==> flow/design.v <==
`timescale 1ns/10ps
module flex_counter
  #(
    parameter NUM_CNT_BITS = 4
    )
  (
   input wire 			   clk,
   input wire 			   n_rst,
   input wire 			   clear,
   input wire 			   count_enable,
   input wire [(NUM_CNT_BITS-1):0] rollover_val,
   output reg [(NUM_CNT_BITS-1):0] count_out,
   output reg 			   rollover_flag
   );
   reg [(NUM_CNT_BITS-1):0] temp_count_out;
   reg 			    temp_rollover_flag;
   always_ff @ (posedge clk, negedge n_rst)
     begin
	if (n_rst == 1'b0)  
	  begin
	     count_out <= '0;
	     rollover_flag <= 1'b0;
	  end
	else
	  begin
	     count_out <= temp_count_out;
	     rollover_flag <= temp_rollover_flag;
	  end
     end  
   always_comb				 
     begin
	temp_count_out = count_out;
	if (clear == 1'b1)
	  begin
	     temp_count_out = '0;
	  end
	else
	  begin
	     if (count_enable == 1'b1)
	       begin
		  temp_count_out = temp_count_out + 1'b1;
		  if (temp_count_out > rollover_val)
		    begin
		       temp_count_out = 1'b1;
		    end
	       end
	  end  
     end  
   always_comb				 
     begin
	temp_rollover_flag = rollover_flag;
	if (clear == 1'b1)
	  begin
	     temp_rollover_flag = 1'b0;
	  end
	else
	  begin
	     if (temp_count_out == rollover_val)
	       begin
		  temp_rollover_flag = 1'b1;
	       end
	     else
	       begin
		  temp_rollover_flag = 1'b0;
	       end
	  end  
     end  
endmodule  
module flex_pts_sr
  #(
    parameter NUM_BITS =4,
    parameter SHIFT_MSB = 1'b1
    )
   (
    input wire 		      clk, n_rst, shift_enable, load_enable,
    input wire [NUM_BITS-1:0] parallel_in,
    output reg 		      serial_out
    );
   reg [NUM_BITS-1:0] 	      parallel;
   reg [NUM_BITS-1:0] 	      parallel_nxt;
   reg 			      serial;
   reg 			      x;
   always_comb
     begin
	if(load_enable)
	  begin
	     parallel_nxt = parallel_in;
	     serial_out = parallel_nxt[NUM_BITS - 1];
	  end
	else
	  begin
	     if(shift_enable)
	       begin
		  if(SHIFT_MSB ==1 )begin
		     parallel_nxt = {parallel[NUM_BITS-2:0],1'b1};
		     serial_out = parallel[NUM_BITS-2];
		  end
		  else
		    begin
		       parallel_nxt= {1'b1,parallel[NUM_BITS-1:1]};
		       serial_out = parallel[0];
		    end
	       end
	     else
	       begin
		  parallel_nxt = parallel;
		  serial_out = 1;
	       end  
	  end
     end  
   always_ff @(posedge clk, negedge n_rst)
     begin
	if(n_rst == 0 )
	  begin
	     parallel <= '1;
	  end
	else
	  begin
	     parallel<= parallel_nxt;
	  end
     end  
   endmodule
`timescale 1ns/10ps
module flex_stp_sr
  #(
    parameter NUM_BITS = 4,
    parameter SHIFT_MSB = 1
    )
  (
   input wire clk,
   input wire n_rst,
   input wire shift_enable,
   input wire serial_in,
   output reg [(NUM_BITS-1):0] parallel_out
   );
   integer 		       i;
   always_ff @ (posedge clk, negedge n_rst)
     begin
	if (n_rst == 1'b0)
	  begin
	     for (i = 0; i < NUM_BITS; i = i + 1)
	       begin
		  parallel_out[i] <= 1;
	       end
	  end
	else
	  begin
             if (shift_enable == 1)
	       begin
		  if (SHIFT_MSB == 1)
		    begin
		       for (i = (NUM_BITS - 1); i > 0; i = i - 1)
			 begin
			    parallel_out[i] <= parallel_out[i - 1];
			 end
		       parallel_out[0] <= serial_in;
		    end
		  else
		    begin
		       for (i = 0; i < (NUM_BITS - 1); i = i + 1)
			 begin
			    parallel_out[i] <= parallel_out[i + 1];
			 end
		       parallel_out[NUM_BITS - 1] <= serial_in;
		    end
	       end  
	  end  
     end  
endmodule  
module tx_sr
  (
   input 	clk,
   input 	n_rst,
   input 	tx_enable,
   input 	load_enable,
   input [31:0] tx_data,
   output reg 	tx_out
   );
   flex_pts_sr #(32, 1) TX_SR
     (
      .clk(clk),
      .n_rst(n_rst),
      .shift_enable(tx_enable),
      .load_enable(load_enable),
      .parallel_in(tx_data),
      .serial_out(tx_out)
      );
endmodule  
module rx_sr
  (
   input 	     clk,
   input 	     n_rst,
   input 	     rx_enable,
   input wire 	     can_bus_data,
   output reg [31:0] rx_data
   );
   flex_stp_sr #(32, 1) RX_SR
     (
      .clk(clk),
      .n_rst(n_rst),
      .shift_enable(rx_enable),
      .serial_in(can_bus_data),
      .parallel_out(rx_data)
      );
endmodule  
module can_crc
  (
   input wire	     data,
   input wire	     crc_en,
   input wire	     clk,
   input wire 	     n_rst,
   output reg [14:0] crc_out
   );
   wire 	 crc_next;
   wire [14:0] 	 crc_temp;
   assign crc_temp = {crc_out[13:0],data};
   always_ff @ (posedge clk, negedge n_rst)
     begin
	if (n_rst == 1'b0)
	  begin
	     crc_out <= '0;
	  end
	else if (crc_en)
	  begin	 
	       crc_out <= crc_temp ^ 15'b0100010110011001;
	  end
     end  
endmodule  
`timescale 1ns / 10ps
module arbitration
  #(localparam [10:0] id = 11'b10101010000)
  (
   input wire clk,
   input wire n_rst,
   input wire rxd,
   input wire arbitration_start,
   output reg win,
   output reg loose 	     
   );
   reg 		     clear;
   wire     count_enable;
   reg 	[3:0]	     count_out;
   reg 		     rollover_flag;
   reg 		     tracking;
   assign count_enable = (arbitration_start && !tracking);
   flex_counter FLEX_COUNTER 
   (
    .clk(clk),
    .n_rst(n_rst),
    .clear(clear),
    .count_enable(count_enable),
    .rollover_val(4'b1010),
    .count_out(count_out),
    .rollover_flag(rollover_flag)
    );
   reg 		     winph;
   reg 		     looseph;
   reg 		     trackingph;
always_comb
  begin
     winph = win;
     looseph = loose;
     trackingph = tracking;
     clear = 0;
     if(arbitration_start)
       begin
     if(id[10-count_out] != rxd && tracking ==0)  
       begin
	  if(id[10-count_out] == 1) 
	    begin
	       trackingph = 1;
	       looseph = 1;
	       clear = 1;
	    end
	  else if(rxd == 1)
	    begin
	       trackingph = 1;
	       winph = 1;
	       clear = 1;
	    end
       end
     if(tracking ==1)
       begin
	  winph = 0;
	  looseph = 0;
	  clear = 1;
       end
       end  
     else
       begin
	  trackingph = 0;
       end  
  end
   always_ff @ (posedge clk, negedge n_rst)
     begin
	if(n_rst == 0)
	  begin
	     win <=0;
	     loose<=0;
	     tracking<=0;
	  end
	else
	  begin
	     win<=winph;
	     loose<=looseph;
	     tracking<=trackingph;
	  end  
     end  
endmodule  
`timescale 1ns / 10ps
module acceptance_filter
  (
   input wire 	clk,
   input wire 	n_rst,
   input wire 	enable,
   input wire 	rxd ,
   input [14:0] crc_calculated,
   output wire 	correct  
   );
   reg 		     clear;
   reg     count_enable;
   reg 	[3:0]	     count_out;
   reg 		     rollover_flag;
   reg 		     tracking;
   flex_counter FLEX_COUNTER 
   (
    .clk(clk),
    .n_rst(n_rst),
    .clear(clear),
    .count_enable(count_enable),
    .rollover_val(4'b1110),
    .count_out(count_out),
    .rollover_flag(rollover_flag)
    );
   reg 		     correctph;
   reg 		     trackingph;
   reg 		     correct1;
   assign correct = (count_out == 14 && correct1);
always_comb
  begin
     trackingph = tracking;
     correctph = 1;
     clear = 0;
     count_enable = 1;
     if(tracking) 
       correctph = 0;
     if(enable && tracking==0)  
       begin
	  clear = 0;
	  correctph = 1;
	  if(crc_calculated[14-count_out] !=rxd)
	    begin
	       correctph = 0;
	       trackingph =1;	       
	    end
       end
     if(!enable)
       begin
	  trackingph = 0;
	  count_enable = 0;
	  clear = 1;
       end
  end  
   always_ff @ (posedge clk, negedge n_rst)
     begin
	if(n_rst == 0)
	  begin
	     tracking<=0;
	     correct1<= 0;
	  end
	else
	  begin
	     correct1 <= correctph;
	     tracking<=trackingph;
	  end  
     end  
endmodule  
`timescale 1ns / 10ps
module can_register
  (
   input wire 	     clk,
   input wire 	     n_rst,
   input wire [31:0] command,
   input wire 	     rxd,
   output reg 	     txd, 
   output reg 	     write_fifo,
   output reg 	     read_fifo,
   output reg [31:0] send_data
   );
   typedef enum      bit [2:0] {SOF, ARBITRATION, CONTROL, DATA, CRC, ACK, EOF} stateType;
   stateType state;
   stateType next_state;
   reg [31:0] 	     rx_data;
   reg 		     rx_enable;
   reg 		     win_lose;
   reg 		     arbitration_start;
   reg 		     crc_enable;
   reg [14:0] 	     crc;
   reg 		     af_enable;
   reg 		     correct;
   reg 		     load_enable;
   reg [31:0] 	     send_data_to_tx;
    reg 		     tx_enable;
   reg [5:0] 	     num_bits;
   reg 		     clear;
   reg 		     count_enable;
   reg [5:0] 	     count_out;
   reg 		     rollover_flag;
   reg [5:0] 	     rollover_val;
 reg [31:0] send_dataph;
   reg [31:0] 	     temp_rx_data;
   wire 		     store_data;
   assign store_data = (state == CRC && count_out == 0);
   always_ff @ (negedge clk)
     begin
	if (n_rst == 1'b0)
	  begin
	     temp_rx_data <= '0;
	  end
	else
	  begin
	     if( store_data)
	       temp_rx_data   <=rx_data;
	  end  
     end  
   reg 	WRITE_CANph;
   reg 	WRITE_CAN;
   acceptance_filter ACCEPT
     (
      .clk(clk),
      .n_rst(n_rst),
      .rxd(rxd),
      .crc_calculated(crc),
      .correct(correct),
      .enable(af_enable)
      );
   wire data_for_crc;
   assign data_for_crc = (WRITE_CAN)? txd : rxd;
   can_crc CRC_module
     (
      .data(data_for_crc),
      .crc_en(crc_enable),
      .clk(clk),
      .n_rst(n_rst),
      .crc_out(crc)
      );
   flex_counter #(6) FLEX_COUNTER
   (
    .clk(clk),
    .n_rst(n_rst),
    .clear(clear),
    .count_enable(count_enable),
    .rollover_val(rollover_val),
    .count_out(count_out),
    .rollover_flag(rollover_flag)
    );
   tx_sr TX_SR
     (
      .clk(clk),
      .n_rst(n_rst),
      .tx_enable(tx_enable),
      .load_enable(load_enable),
      .tx_data(send_data_to_tx),
      .tx_out(txd)
      );
   rx_sr RX_SR
     (
      .clk(clk),
      .n_rst(n_rst),
      .rx_enable(rx_enable),
      .can_bus_data(rxd),
      .rx_data(rx_data)
      );
   arbitration ARBITRATION_module
     (
      .clk(clk),
      .n_rst(n_rst),
      .rxd(rxd),
      .arbitration_start(arbitration_start),
      .win(win),
      .loose(loose)
      );
   wire [31:0]	data_stored_commandph;
   reg 	[31:0]data_stored_command;
   reg 	      sync1; 
   reg 	      sync2;
   reg 	      sync;
   wire       sync_final;
   assign sync_final = (sync1 || sync2);
   assign data_stored_commandph = (sync2) ? command : data_stored_command;
   always_ff @ (posedge clk, negedge n_rst)
     begin
	if (n_rst == 1'b0)
	  begin
	     sync1 <= 0;
	     sync2<=0;
	     state <= SOF;
		send_data <= '0;
	     WRITE_CAN<= 1;
	  end
	else
	  begin
	     sync1<= sync;
	     sync2<= sync1;
	     send_data<= send_dataph;
	     WRITE_CAN<= WRITE_CANph;
	     state <= next_state;
	  end
     end  
   always_ff @( negedge clk)
     begin
	if(n_rst == 1'b0)
	  data_stored_command<= '1;
	else
	  data_stored_command<= data_stored_commandph;
       end
   always_comb
     begin
	next_state = state;
	case(state)
	  SOF:
	    begin
		 next_state = ARBITRATION;
	    end
	  ARBITRATION:
	    begin
	       if (count_out == 10)
		 next_state = CONTROL;
	       else
		 next_state = ARBITRATION;
	    end
	  CONTROL:
	    begin
	       if (count_out == 7)
		 next_state = DATA;
	       else
		 next_state = CONTROL;
	    end
	  DATA:
	    begin
	       if (count_out == 31)
		 next_state = CRC;
	       else
		 next_state = DATA;   
	    end
	  CRC:
	    begin
	       if (count_out == 14)
		 next_state = ACK;
	       else
		 next_state = CRC;
	    end
	  ACK:
	    begin
		 next_state = EOF;
	    end
	  EOF:
	    begin
		 next_state = SOF;
	    end
	endcase  
     end  
   always_comb
     begin
	load_enable = 1'b0;
	send_data_to_tx = '0;
	arbitration_start = 1'b0;
	clear = 1'b0;
	count_enable = 1'b0;
	rollover_val = '0;
	tx_enable = 1'b1;
	rx_enable = 1'b1;
	crc_enable = 1'b0;
	read_fifo = 1'b0;
	write_fifo = 1'b0;
	af_enable = 1'b0;
	WRITE_CANph = WRITE_CAN;
	sync = 0;
	send_dataph = send_data;
	case(state)
	  SOF:
	    begin
	       count_enable = 1'b1;
	       rollover_val = 1;
	       if (count_out == 0)
		 begin
		    load_enable = 1'b1;
		    tx_enable = 1'b1;
		    rx_enable = 1'b1;
		    count_enable = 1'b0;
		    clear = 1'b1;
		 end
	    end  
	  ARBITRATION:
	    begin
	       count_enable = 1'b1;
	       rollover_val = 10;
	       tx_enable = 1;
	       rx_enable = 1;
	       arbitration_start = 1'b1;
	       if (count_out == 0)
		 begin
		    load_enable = 1'b1;
		    tx_enable = 1'b1;
		    rx_enable = 1'b1;
		    send_data_to_tx = { 31'b0101010000000000000000000000000};
		 end
	       else if (count_out != 10)
		   begin
		      if (win)
			begin
			   count_enable = 1'b1;
			   clear = 1'b0;
			   read_fifo = 1'b1;
			   WRITE_CANph = 1;
			   sync = 1;
			end
		      else if (loose)
			begin
			   count_enable = 1'b1;
			   clear = 1'b0;
			   WRITE_CANph = 0;			   
			end
		      else
			begin
			   tx_enable = 1'b1;
			   rx_enable = 1'b1;
			   clear = 1'b0;
			end
		   end
		 else
		   begin
		      count_enable = 1'b0;
		      clear = 1'b1;
		   end
	    end  
	  CONTROL:
	    begin
		send_dataph = '0;	
	       count_enable = 1'b1;
	       rollover_val = 7;
	       if (count_out == 0)
		 begin
		    load_enable = 1'b1;
		    tx_enable = 1'b1;
		    rx_enable = 1'b1;
		    send_data_to_tx = { 31'b00100000000000000000000000000000};
		 end
	       else
		 begin
		    if (count_out != 7)
		      begin
			 tx_enable = 1'b1;
			 rx_enable = 1'b1;
			 send_data_to_tx = {31'b00100000000000000000000000000000};
		      end
		    else
		      begin
			 read_fifo = 1'b0;
			 count_enable = 1'b0;
			 clear = 1'b1;
		      end
		 end  
	    end  
	  DATA:
	    begin	  
	       count_enable = 1'b1;
	       rollover_val = 31;
	       crc_enable = 1'b1;
	        if (count_out == 0)
		 begin
		    load_enable = 1'b1;
		    tx_enable = 1'b1;
		    rx_enable = 1'b1;
		    send_data_to_tx = data_stored_command;
		 end
	       else
		 begin
		    if (count_out != 31)
		      begin
			 tx_enable = 1'b1;
			 rx_enable = 1'b1;
		      end
		    else
		      begin
			 count_enable = 1'b0;
			 clear = 1'b1;
		      end
		 end  
	    end  
	  CRC:
	    begin
	       count_enable = 1'b1;
	       rollover_val = 14;
	       send_data_to_tx = crc<<17;
	       if(count_out >= 1)
		  af_enable = 1'b1;
	       if (count_out == 0)
		 begin
		    load_enable = 1'b1;
		    tx_enable = 1'b1;
		    rx_enable = 1'b1;
		 end
	       else
		 begin
		    if (count_out != 14)
		      begin
			 tx_enable = 1'b1;
			 rx_enable = 1'b1;
		      end
		    else
		      begin
			 tx_enable = 1;
			 count_enable = 1'b0;
			 clear = 1'b1;
		      end  
		 end  
	    end  
	  ACK:
	    begin
	       af_enable = 1'b0;
	       count_enable = 1'b1;
	       rollover_val = 1;
	       if (count_out == 0)
		 begin
		    load_enable = 1'b1;
		    tx_enable = 1'b1;
		    rx_enable = 1'b1;
		    count_enable = 1'b0;
		    clear = 1'b1;
		    if (correct == 1'b1)
		      begin
			 send_data_to_tx = 8'h00000000;
			 send_dataph = temp_rx_data;
			 write_fifo = 1'b1;
		      end
		    else
		      send_data_to_tx = 8'h00;
		 end
	    end  
	  EOF:
	    begin
	       count_enable = 1'b1;
	       rollover_val = 1;
	       if (count_out == 0)
		 begin
		    load_enable = 1'b1;
		    tx_enable = 1'b1;
		    rx_enable = 1'b1;
		    send_data_to_tx = '0;
		    count_enable = 1'b0;
		    clear = 1'b1;
		 end
	    end  
	endcase  
     end  
endmodule  
module Sensor_FIFO_storage
(
	input wire write_clk,
	input wire read_clk,
	input wire n_rst,
	input wire write_command,
	input wire read_command,
	input wire [31:0] write_data,
	output reg fifo_full,
	output reg fifo_empty,
	output reg [31:0] read_data
);
reg write_enable;
reg read_enable;
reg [3:0] write_pointer;
reg [3:0] read_pointer;
logic FIFO_write;
reg read_clear, read_corner_clear;
reg write_clear, write_corner_clear;
reg [7:0][31:0] data;
flex_counter #(4) READ_COUNTER (.clk(read_clk), .n_rst(n_rst), .count_enable(read_enable), .rollover_val(4'd8), .count_out(read_pointer), .clear(read_clear | read_corner_clear));
flex_counter #(4) WRITE_COUNTER (.clk(write_clk), .n_rst(n_rst), .count_enable(write_enable), .rollover_val(4'd8), .count_out(write_pointer), .clear(write_clear | write_corner_clear));
always_comb begin
	write_enable = 0;
	if(write_command) begin
		if(!fifo_full | (fifo_full && ((write_pointer + 1) == read_pointer)))		 
			write_enable = 1;
		else
			write_enable = 0;
	end
end
always_comb begin
	read_enable = 0;
	if(read_command) begin
		if(!fifo_empty)
			read_enable = 1;
		else
			read_enable = 0;
	end
end
always_ff @(posedge write_clk) begin
	if(n_rst == 0) begin
		data[0] <= 32'h0;		 
		data[1] <= 32'h0;
		data[2] <= 32'h0;
		data[3] <= 32'h0;
		data[4] <= 32'h0;
		data[5] <= 32'h0;
		data[6] <= 32'h0;
		data[7] <= 32'h0;
	end
	else begin
		if(FIFO_write && !write_pointer[3])	 
			data[write_pointer[2:0]] <= write_data;
	end
end
always_comb begin
	fifo_empty = 0;
	read_corner_clear = 0;
	write_corner_clear = 0;
	if((read_pointer == write_pointer)) begin
		fifo_empty = 1;
		if(read_pointer != 0) begin
			read_corner_clear = 1;
			write_corner_clear = 1;
		end
	end
end
always_comb begin
	fifo_full = 0;
	if((write_pointer == 4'd8 && read_pointer == 0) || ((write_pointer + 1) == read_pointer))
		fifo_full = 1;
end
assign FIFO_write = !fifo_full;
always_comb begin
	read_clear = 0;
	write_clear = 0;
	if(write_pointer == 4'd8 && read_pointer != 4'd0)	 
		write_clear = 1;
	if(read_pointer == 4'd8)
		read_clear = 1;
end
always_comb begin
	if(fifo_empty || read_pointer[3])	 
		read_data = 0;
	else
		read_data = data[read_pointer[2:0]];
end
endmodule 
module Command_FIFO_storage
(
	input wire write_clk,
	input wire read_clk,
	input wire n_rst,
	input wire write_command,
	input wire read_command,
	input wire [31:0] write_data,
	output reg fifo_full,
	output reg fifo_empty,
	output reg [31:0] read_data
);
reg write_enable;
reg read_enable;
reg [3:0] write_pointer;
reg [3:0] read_pointer;
logic FIFO_write;
reg read_clear, read_corner_clear;
reg write_clear, write_corner_clear;
reg [7:0][31:0] data;
flex_counter #(4) READ_COUNTER (.clk(read_clk), .n_rst(n_rst), .count_enable(read_enable), .rollover_val(4'd8), .count_out(read_pointer), .clear(read_clear | read_corner_clear));
flex_counter #(4) WRITE_COUNTER (.clk(write_clk), .n_rst(n_rst), .count_enable(write_enable), .rollover_val(4'd8), .count_out(write_pointer), .clear(write_clear | write_corner_clear));
always_comb begin
	write_enable = 0;
	if(write_command) begin
		if(!fifo_full | (fifo_full && ((write_pointer + 1) == read_pointer)))	 
			write_enable = 1;
		else
			write_enable = 0;
	end
end
always_comb begin
	read_enable = 0;
	if(read_command) begin
		if(!fifo_empty)
			read_enable = 1;
		else
			read_enable = 0;
	end
end
always_ff @(posedge write_clk) begin
	if(n_rst == 0) begin		 
		data[0] <= 32'h0;
		data[1] <= 32'h0;
		data[2] <= 32'h0;
		data[3] <= 32'h0;
		data[4] <= 32'h0;
		data[5] <= 32'h0;
		data[6] <= 32'h0;
		data[7] <= 32'h0;
	end
	else begin	
		if(FIFO_write && !write_pointer[3])	 
			data[write_pointer[2:0]] <= write_data;
	end
end
always_comb begin
	fifo_empty = 0;
	read_corner_clear = 0;
	write_corner_clear = 0;
	if((read_pointer == write_pointer)) begin
		fifo_empty = 1;
		if(read_pointer != 0) begin
			read_corner_clear = 1;
			write_corner_clear = 1;
		end
	end
end
always_comb begin
	fifo_full = 0;
	if((write_pointer == 4'd8 && read_pointer == 0) || ((write_pointer + 1) == read_pointer))
		fifo_full = 1;
end
assign FIFO_write = !fifo_full;
always_comb begin
	read_clear = 0;
	write_clear = 0;
	if(write_pointer == 4'd8 && read_pointer != 4'd0)	 
		write_clear = 1;
	if(read_pointer == 4'd8)
		read_clear = 1;
end
always_comb begin
	if(fifo_empty || read_pointer[3])	 
		read_data = 0;
	else
		read_data = data[read_pointer[2:0]];
end
endmodule 
module Control_Unit
(
	input clk, n_rst,
	input logic [15:0] command_data, address,
	input logic renable, wenable,
	input logic [2:0] data_size, burst_size,
	output logic [31:0] sensor_data,
	output logic slave_wait,
	input logic sensor_fifo_full, sensor_fifo_empty,
	output logic sensor_read, sensor_write,
	input logic command_fifo_full, command_fifo_empty,
	output logic command_read, command_write,
	input logic [31:0] command_rdata, sensor_rdata,
	output logic [31:0] command_wdata, sensor_wdata,
	input logic [31:0] rx_data,
	input logic read_fifo,
	input logic write_fifo,
	output logic [31:0] tx_data
);
localparam CAN_BUS_READY = 1'b1;
localparam CAN_BUS_BUSY = 1'b0;
typedef enum bit [3:0] {IDLE, CHECK_SENSOR_FIFO, CHECK_COMMAND_FIFO, READ_SENSOR, WRITE_SENSOR, READ_COMMAND, WRITE_COMMAND, NO_SENSOR_DATA, NO_COMMAND_DATA, COMMAND_FULL, WAIT_STATE} stateType;
stateType state, next_state, current, next;
always_ff @ (posedge clk, negedge n_rst) begin
	if(n_rst == 1'b0) begin
		state <= IDLE;
		current <= IDLE;
	end
	else begin
		current <= next;
		state <= next_state;
	end
end
always_comb begin
	tx_data = 32'hFFFFFFFF;
	command_read = 0;
	command_write = 0;
	sensor_read = 0;
	sensor_write = 0;
	sensor_data = 32'h0;
	slave_wait = 1;
	command_wdata = 32'h0;
	sensor_wdata = 32'h0;
	next_state = state;
	next = current;
	case(state) 
		IDLE: begin
			if(write_fifo)
				next_state = WRITE_SENSOR;
			else if(read_fifo)
				next_state = CHECK_COMMAND_FIFO;
			else begin
				next_state = IDLE;
				slave_wait = 1;
			end
		end
		CHECK_COMMAND_FIFO: begin
			slave_wait = 0;
			if(command_fifo_empty)
				next_state = NO_COMMAND_DATA;
			else
				next_state = READ_COMMAND;
		end
		NO_COMMAND_DATA: begin
			next_state = IDLE;
			command_read = 0;
			slave_wait = 0;
		end
		READ_COMMAND: begin
			command_read = 1;
			tx_data = command_rdata;
			next_state = WAIT_STATE;
		end
		WRITE_SENSOR: begin
			sensor_write = 1;
			sensor_wdata = rx_data;
			next_state = WAIT_STATE;
		end
		WAIT_STATE: begin
			if(!read_fifo)
				next_state = IDLE;
			else
				next_state = WAIT_STATE;
			slave_wait = 0;
		end
	endcase
	case(current)
		IDLE: begin
			slave_wait = 0;
			if(wenable)
				next = CHECK_COMMAND_FIFO;
			else if(renable)
				next = CHECK_SENSOR_FIFO;
			else
				next = IDLE;
		end
		CHECK_COMMAND_FIFO: begin
			if(command_fifo_full) begin
				slave_wait = 1;
				next = COMMAND_FULL;
			end
			else
				next = WRITE_COMMAND;
		end
		CHECK_SENSOR_FIFO: begin
			if(sensor_fifo_empty) begin
				slave_wait = 1;
				next = NO_SENSOR_DATA;
			end
			else 
				next = READ_SENSOR;
		end
		COMMAND_FULL: begin
			command_write = 0;
			slave_wait = 1;
			if(renable)
				next = CHECK_SENSOR_FIFO;
			else
				next = IDLE;
		end
		WRITE_COMMAND: begin
			command_write = 1;
			command_wdata = {address, command_data};
			if(renable)
				next = CHECK_SENSOR_FIFO;
			else
				next = IDLE;
			slave_wait = 1;
		end
		NO_SENSOR_DATA: begin
			sensor_read = 0;
			slave_wait = 1;
			if(wenable)
				next = CHECK_COMMAND_FIFO;
			else
				next = IDLE;
		end
		READ_SENSOR: begin
			sensor_read = 1;
			slave_wait = 1;
			sensor_data = sensor_rdata;
			if(wenable)
				next = CHECK_COMMAND_FIFO;
			else
				next = IDLE;
		end	
	endcase
end
endmodule 
module AHB_Slave
#(
	parameter BASE_ADDRESS = 32'h0,
	parameter NUMBER_OF_ADDRESSES = 32		 
)
(
	input logic HCLK, HRESETn, HWRITE, HSEL,
	input logic [31:0] HADDR, HWDATA,
	input logic [1:0] HTRANS,
	input logic [2:0] HBURST, HSIZE,
	output logic [31:0] HRDATA,
	output logic HRESP, HREADYOUT,
	input logic [31:0] sensor_data,
	input logic slave_wait,
	output logic [15:0] command_data, address,
	output logic renable, wenable,
	output logic [2:0] data_size, burst_size
);
localparam ADDRESS_MAX = BASE_ADDRESS + NUMBER_OF_ADDRESSES - 1;
localparam IDLE_TRANS = 2'b00;		 
localparam BUSY_TRANS = 2'b01;		 
localparam NONSEQ_TRANS = 2'b10;	 
localparam SEQ_TRANS = 2'b11;		 
localparam SINGLE_BURST = 3'b000;
localparam INCR_BURST = 3'b001;
localparam WRAP4_BURST = 3'b010;
localparam INCR4_BURST = 3'b011;
localparam WRAP8_BURST = 3'b100;
localparam INCR8_BURST = 3'b101;
localparam WRAP16_BURST = 3'b110;
localparam INCR16_BURST = 3'b111;
localparam SLAVE_OKAY = 1'b0;
localparam SLAVE_ERROR = 1'b1;
localparam SLAVE_READY = 1'b1;
localparam SLAVE_NOTREADY = 1'b0;
typedef enum bit [2:0] {IDLE, READ, WRITE, FIRST_ERROR, SECOND_ERROR} stateType;
stateType state, next_state;
logic [4:0] burst_counter;  
always_ff @ (posedge HCLK, negedge HRESETn) begin
	if(HRESETn == 0) begin
		state <= IDLE;
		burst_counter <= 0;
	end
	else begin
		state <= next_state;
		if(HTRANS == NONSEQ_TRANS)	 
			burst_counter <= 1;
		else if(HTRANS == SEQ_TRANS)
			burst_counter <= burst_counter + 1;
		else
			burst_counter <= burst_counter;
	end
end
always_comb begin
	next_state = state;
	case(state)
		IDLE: begin		 
			if(HSEL) begin
				if((HADDR[14:0] > ADDRESS_MAX) || (HTRANS != NONSEQ_TRANS))
					next_state = FIRST_ERROR;
				else if(HWRITE)
					next_state = WRITE;
				else 
					next_state = READ;
			end
			else
				next_state = IDLE;
		end
		READ: begin
			if(HTRANS == BUSY_TRANS)		 
				next_state = READ;
			else if(HSEL) begin
				if(HADDR[14:0] > ADDRESS_MAX)
					next_state = FIRST_ERROR;
				else if(HSEL && HWRITE && HTRANS == NONSEQ_TRANS)
					next_state = WRITE;
				else if(HSEL && ~HWRITE)
					next_state = READ;
				else
					next_state = FIRST_ERROR;
			end
			else
				next_state = IDLE;
		end
		WRITE: begin			 
			if(HTRANS == BUSY_TRANS)
				next_state = WRITE;
			else if(HSEL) begin
				if(HADDR[14:0] > ADDRESS_MAX)
					next_state = FIRST_ERROR;
				else if(HSEL && ~HWRITE && HTRANS == NONSEQ_TRANS)
					next_state = READ;
				else if(HSEL && HWRITE)
					next_state = WRITE;
				else
					next_state = FIRST_ERROR;
			end
			else
				next_state = IDLE;
		end
		FIRST_ERROR: begin			 
			next_state = SECOND_ERROR;
		end
		SECOND_ERROR: begin
			next_state = IDLE;
		end
	endcase
end
assign HRESP = ((state == FIRST_ERROR) || (state == SECOND_ERROR))? SLAVE_ERROR : SLAVE_OKAY;
assign HRDATA = sensor_data;
assign command_data = HWDATA[15:0];
assign HREADYOUT = ((state == FIRST_ERROR)? 1'b0 : ((state == SECOND_ERROR)? 1'b0 : ~slave_wait));
assign address = {HADDR[31], HADDR[14:0]};
assign burst_size = HBURST;
assign data_size = HSIZE;
assign renable = (state == READ && HTRANS != BUSY_TRANS);
assign wenable = (state == WRITE && HTRANS != BUSY_TRANS);
endmodule 
module AHB2CAN_top
(
	input logic HCLK, HRESETn, HWRITE, HSEL,
	input logic [31:0] HADDR, HWDATA,
	input logic [1:0] HTRANS,
	input logic [2:0] HBURST, HSIZE,
	output logic [31:0] HRDATA,
	output logic HRESP, HREADYOUT,
	input logic rx_data,
	output logic tx_data
);
reg [31:0] sensor_data;
reg [15:0] address, command_data;
reg slave_wait, renable, wenable;
reg [2:0] data_size, burst_size;
reg sensor_fifo_full, sensor_fifo_empty, sensor_read, sensor_write, command_fifo_full, command_fifo_empty, command_read, command_write;
reg [31:0] command_rdata, sensor_rdata, command_wdata, sensor_wdata;
reg read_fifo, write_fifo;
reg [31:0] CAN_rx_data, CAN_tx_data;
AHB_Slave AHBS (.HCLK(HCLK), 
		.HRESETn(HRESETn), 
		.HWRITE(HWRITE),
		.HSEL(HSEL),
		.HADDR(HADDR),
		.HWDATA(HWDATA),
		.HTRANS(HTRANS),
		.HBURST(HBURST),
		.HSIZE(HSIZE),
		.HRDATA(HRDATA),
		.HRESP(HRESP),
		.HREADYOUT(HREADYOUT),
		.sensor_data(sensor_data),
		.address(address),
		.command_data(command_data),
		.slave_wait(slave_wait),
		.renable(renable),
		.wenable(wenable),
		.data_size(data_size),
		.burst_size(burst_size)
);
Control_Unit CU(.clk(HCLK),
		.n_rst(HRESETn),
		.command_data(command_data),
		.address(address),
		.renable(renable),
		.wenable(wenable),
		.data_size(data_size),
		.burst_size(burst_size),
		.sensor_data(sensor_data),
		.slave_wait(slave_wait),
		.sensor_fifo_full(sensor_fifo_full),
		.sensor_fifo_empty(sensor_fifo_empty),
		.command_fifo_full(command_fifo_full),
		.command_fifo_empty(command_fifo_empty),
		.sensor_read(sensor_read),
		.sensor_write(sensor_write),
		.command_read(command_read),
		.command_write(command_write),
		.command_rdata(command_rdata),
		.command_wdata(command_wdata),
		.sensor_rdata(sensor_rdata),
		.sensor_wdata(sensor_wdata),
		.rx_data(CAN_rx_data),
		.read_fifo(read_fifo),
		.write_fifo(write_fifo),
		.tx_data(CAN_tx_data)
);
Sensor_FIFO_storage SFIFO      (.write_clk(HCLK),
				.read_clk(HCLK),
				.n_rst(HRESETn),
				.write_command(sensor_write),
				.read_command(sensor_read),
				.write_data(sensor_wdata),
				.fifo_full(sensor_fifo_full),
				.fifo_empty(sensor_fifo_empty),
				.read_data(sensor_rdata)
);
Command_FIFO_storage CFIFO     (.write_clk(HCLK),
				.read_clk(HCLK),
				.n_rst(HRESETn),
				.write_command(command_write),
				.read_command(command_read),
				.write_data(command_wdata),
				.fifo_full(command_fifo_full),
				.fifo_empty(command_fifo_empty),
				.read_data(command_rdata)
);
can_register CANbus    (.clk(HCLK),
			.n_rst(HRESETn),
			.command(CAN_tx_data),
			.rxd(rx_data),
			.txd(tx_data),
			.write_fifo(write_fifo),
			.read_fifo(read_fifo),
			.send_data(CAN_rx_data)
);
endmodule 		 
# == Tool chain data of AHB2CAN_top ==
# What the tools print for AHB2CAN_top, step after step.
# Lines are those of the file above, counted from 1.
# A cell with -- has no value.
# inputs
design,AHB2CAN_top
clock_port,HCLK
library,sky130hd
corner,tt_025C_1v80

# == Word level ==
# Yosys after proc, flatten, opt, wreduce and memory -nomap, before mapping. Memory bits, and registers merged into a memory's read port (data or address), are not among the register bits. Print and check cells are not counted.
# bits
reg_bits,738
input_bits,77
output_inout_bits,35
word_cells,381
# classes
n_addsub,13
cmp,9
eq_ne,52
shift,8
n_mux,156
logic,18
reduce_and_logical,67
# ops
cell,count
256-bit bitwise AND,2
256-bit OR,2
256-bit by 9-bit indexed select with 32-bit output,2
256-bit inverter,2
32-bit by 33-bit variable shift with 256-bit output,2
32-bit by 33-bit variable shift with 256-bit output with constant A,2
32-bit two-way mux,10
32-bit case mux with 4-bit select,1
4-bit two-way mux,23
1-bit two-way mux,90
8-bit negator with 33-bit output,2
32-bit by 4-bit equality test with 1-bit output,2
32-bit case mux with 2-bit select,1
30-bit two-way mux,2
4-bit case mux with 5-bit select,2
3-bit two-way mux,12
4-bit equality test with constant B,8
31-bit two-way mux,1
5-bit case mux with 5-bit select,1
4-bit by 1-bit adder with 4-bit output with constant B,6
4-bit > comparator with constant B,6
2-bit nonzero test,11
3-bit case mux with 7-bit select,1
1-bit logical AND,19
6-bit two-way mux,3
4-bit by 3-bit equality test with 1-bit output with constant B,4
4-bit zero test,4
15-bit by 5-bit > comparator with 1-bit output with constant B,1
# Not listed: further kinds 46, cells in them 101.

# == Depth ==
# Depth = most cells in a row (Yosys ltp): at word level without a register or memory, in the mapped netlist without a sequential cell, where the memories' decode and read muxes count.
# logic_depth
depth_word,10
ABC_AREA,1
depth_mapped,19

# == Netlist ==
# Yosys stat after the flow's synthesis: flattened, memories mapped to cells. It holds for the ABC_AREA given above (unset counts as 0); a run with the other value may have another netlist.
# The area totals of this step are shown rounded.
# by_type
type,count,area_total_um2
sky130_fd_sc_hd__dfxtp_1,576,1.15E+04
sky130_fd_sc_hd__nand2_1,1835,6.89E+03
sky130_fd_sc_hd__a21oi_1,890,4.45E+03
sky130_fd_sc_hd__nor2_1,939,3524.63
sky130_fd_sc_hd__dfrtp_1,105,2627.52
sky130_fd_sc_hd__nand3_1,460,2.3E+03
sky130_fd_sc_hd__o21ai_0,371,1.86E+03
sky130_fd_sc_hd__dfstp_2,68,1.79E+03
sky130_fd_sc_hd__inv_1,417,1.57E+03
sky130_fd_sc_hd__clkbuf_1,358,1.34E+03
sky130_fd_sc_hd__nand4_1,79,494.224
sky130_fd_sc_hd__buf_2,97,485.466
sky130_fd_sc_hd__ha_1,33,412.896
sky130_fd_sc_hd__nor4_1,64,400.384
sky130_fd_sc_hd__buf_4,44,330.317
sky130_fd_sc_hd__a32o_1,32,320.307
sky130_fd_sc_hd__a21boi_0,35,262.752
sky130_fd_sc_hd__o31ai_1,35,262.752
# Other cell types: 31; their cells: 291.
# mapped
cells,6729
mapped_area_um2,43000
ff_cells,749
buf_cells,565

# Record of 3 stored runs of the RTL-to-layout flow on AHB2CAN_top, platform sky130hd. The runs are unordered. Constraints: input delay and output delay 20% of the set period each, output load 0.01 pF.
# By "design_power_w" is meant OpenSTA's value without simulated activity: inputs other than the clock are taken to toggle once in ten clock periods, and the tool carries that through the logic.
# Results are given in rounded form.
# Settings: -- = not set for that run.
# A result given as -- is not shown for that run.
item,flow run A,flow run B,flow run C
ABC_AREA,1,--,1
CELL_PAD_IN_SITES_DETAIL_PLACEMENT,2,--,2
CELL_PAD_IN_SITES_GLOBAL_PLACEMENT,0,--,0
CORE_ASPECT_RATIO,1.3,--,0.62
CORE_MARGIN,3,2,9
CORE_UTILIZATION,66,40,66
CTS_CLUSTER_SIZE,71,--,71
HOLD_SLACK_MARGIN,0.18,--,--
MAX_ROUTING_LAYER,met4,--,met4
MIN_ROUTING_LAYER,met2,--,met2
PLACE_DENSITY_LB_ADDON,0.14,--,0.14
period_ns,7.18,10.0,7.18
CAP_MARGIN,20,20,0
SLEW_MARGIN,20,20,20
TNS_END_PERCENT,--,--,60
ys_area_um2,--,31000,--
finalCellArea_um2,--,35000,--
util_pct,--,46,--
timing.setup.ws_ps,--,1100,--
design_power_w,--,0.0062,--
timing.setup.tns_ps,--,0,--
design_die_area_um2,--,80000,--
worst_hold_slack_ps,--,350,--
# Flow run A: not finished: placement ended with error DPL-0033
# Flow run C: not finished: placement ended with error DPL-0033
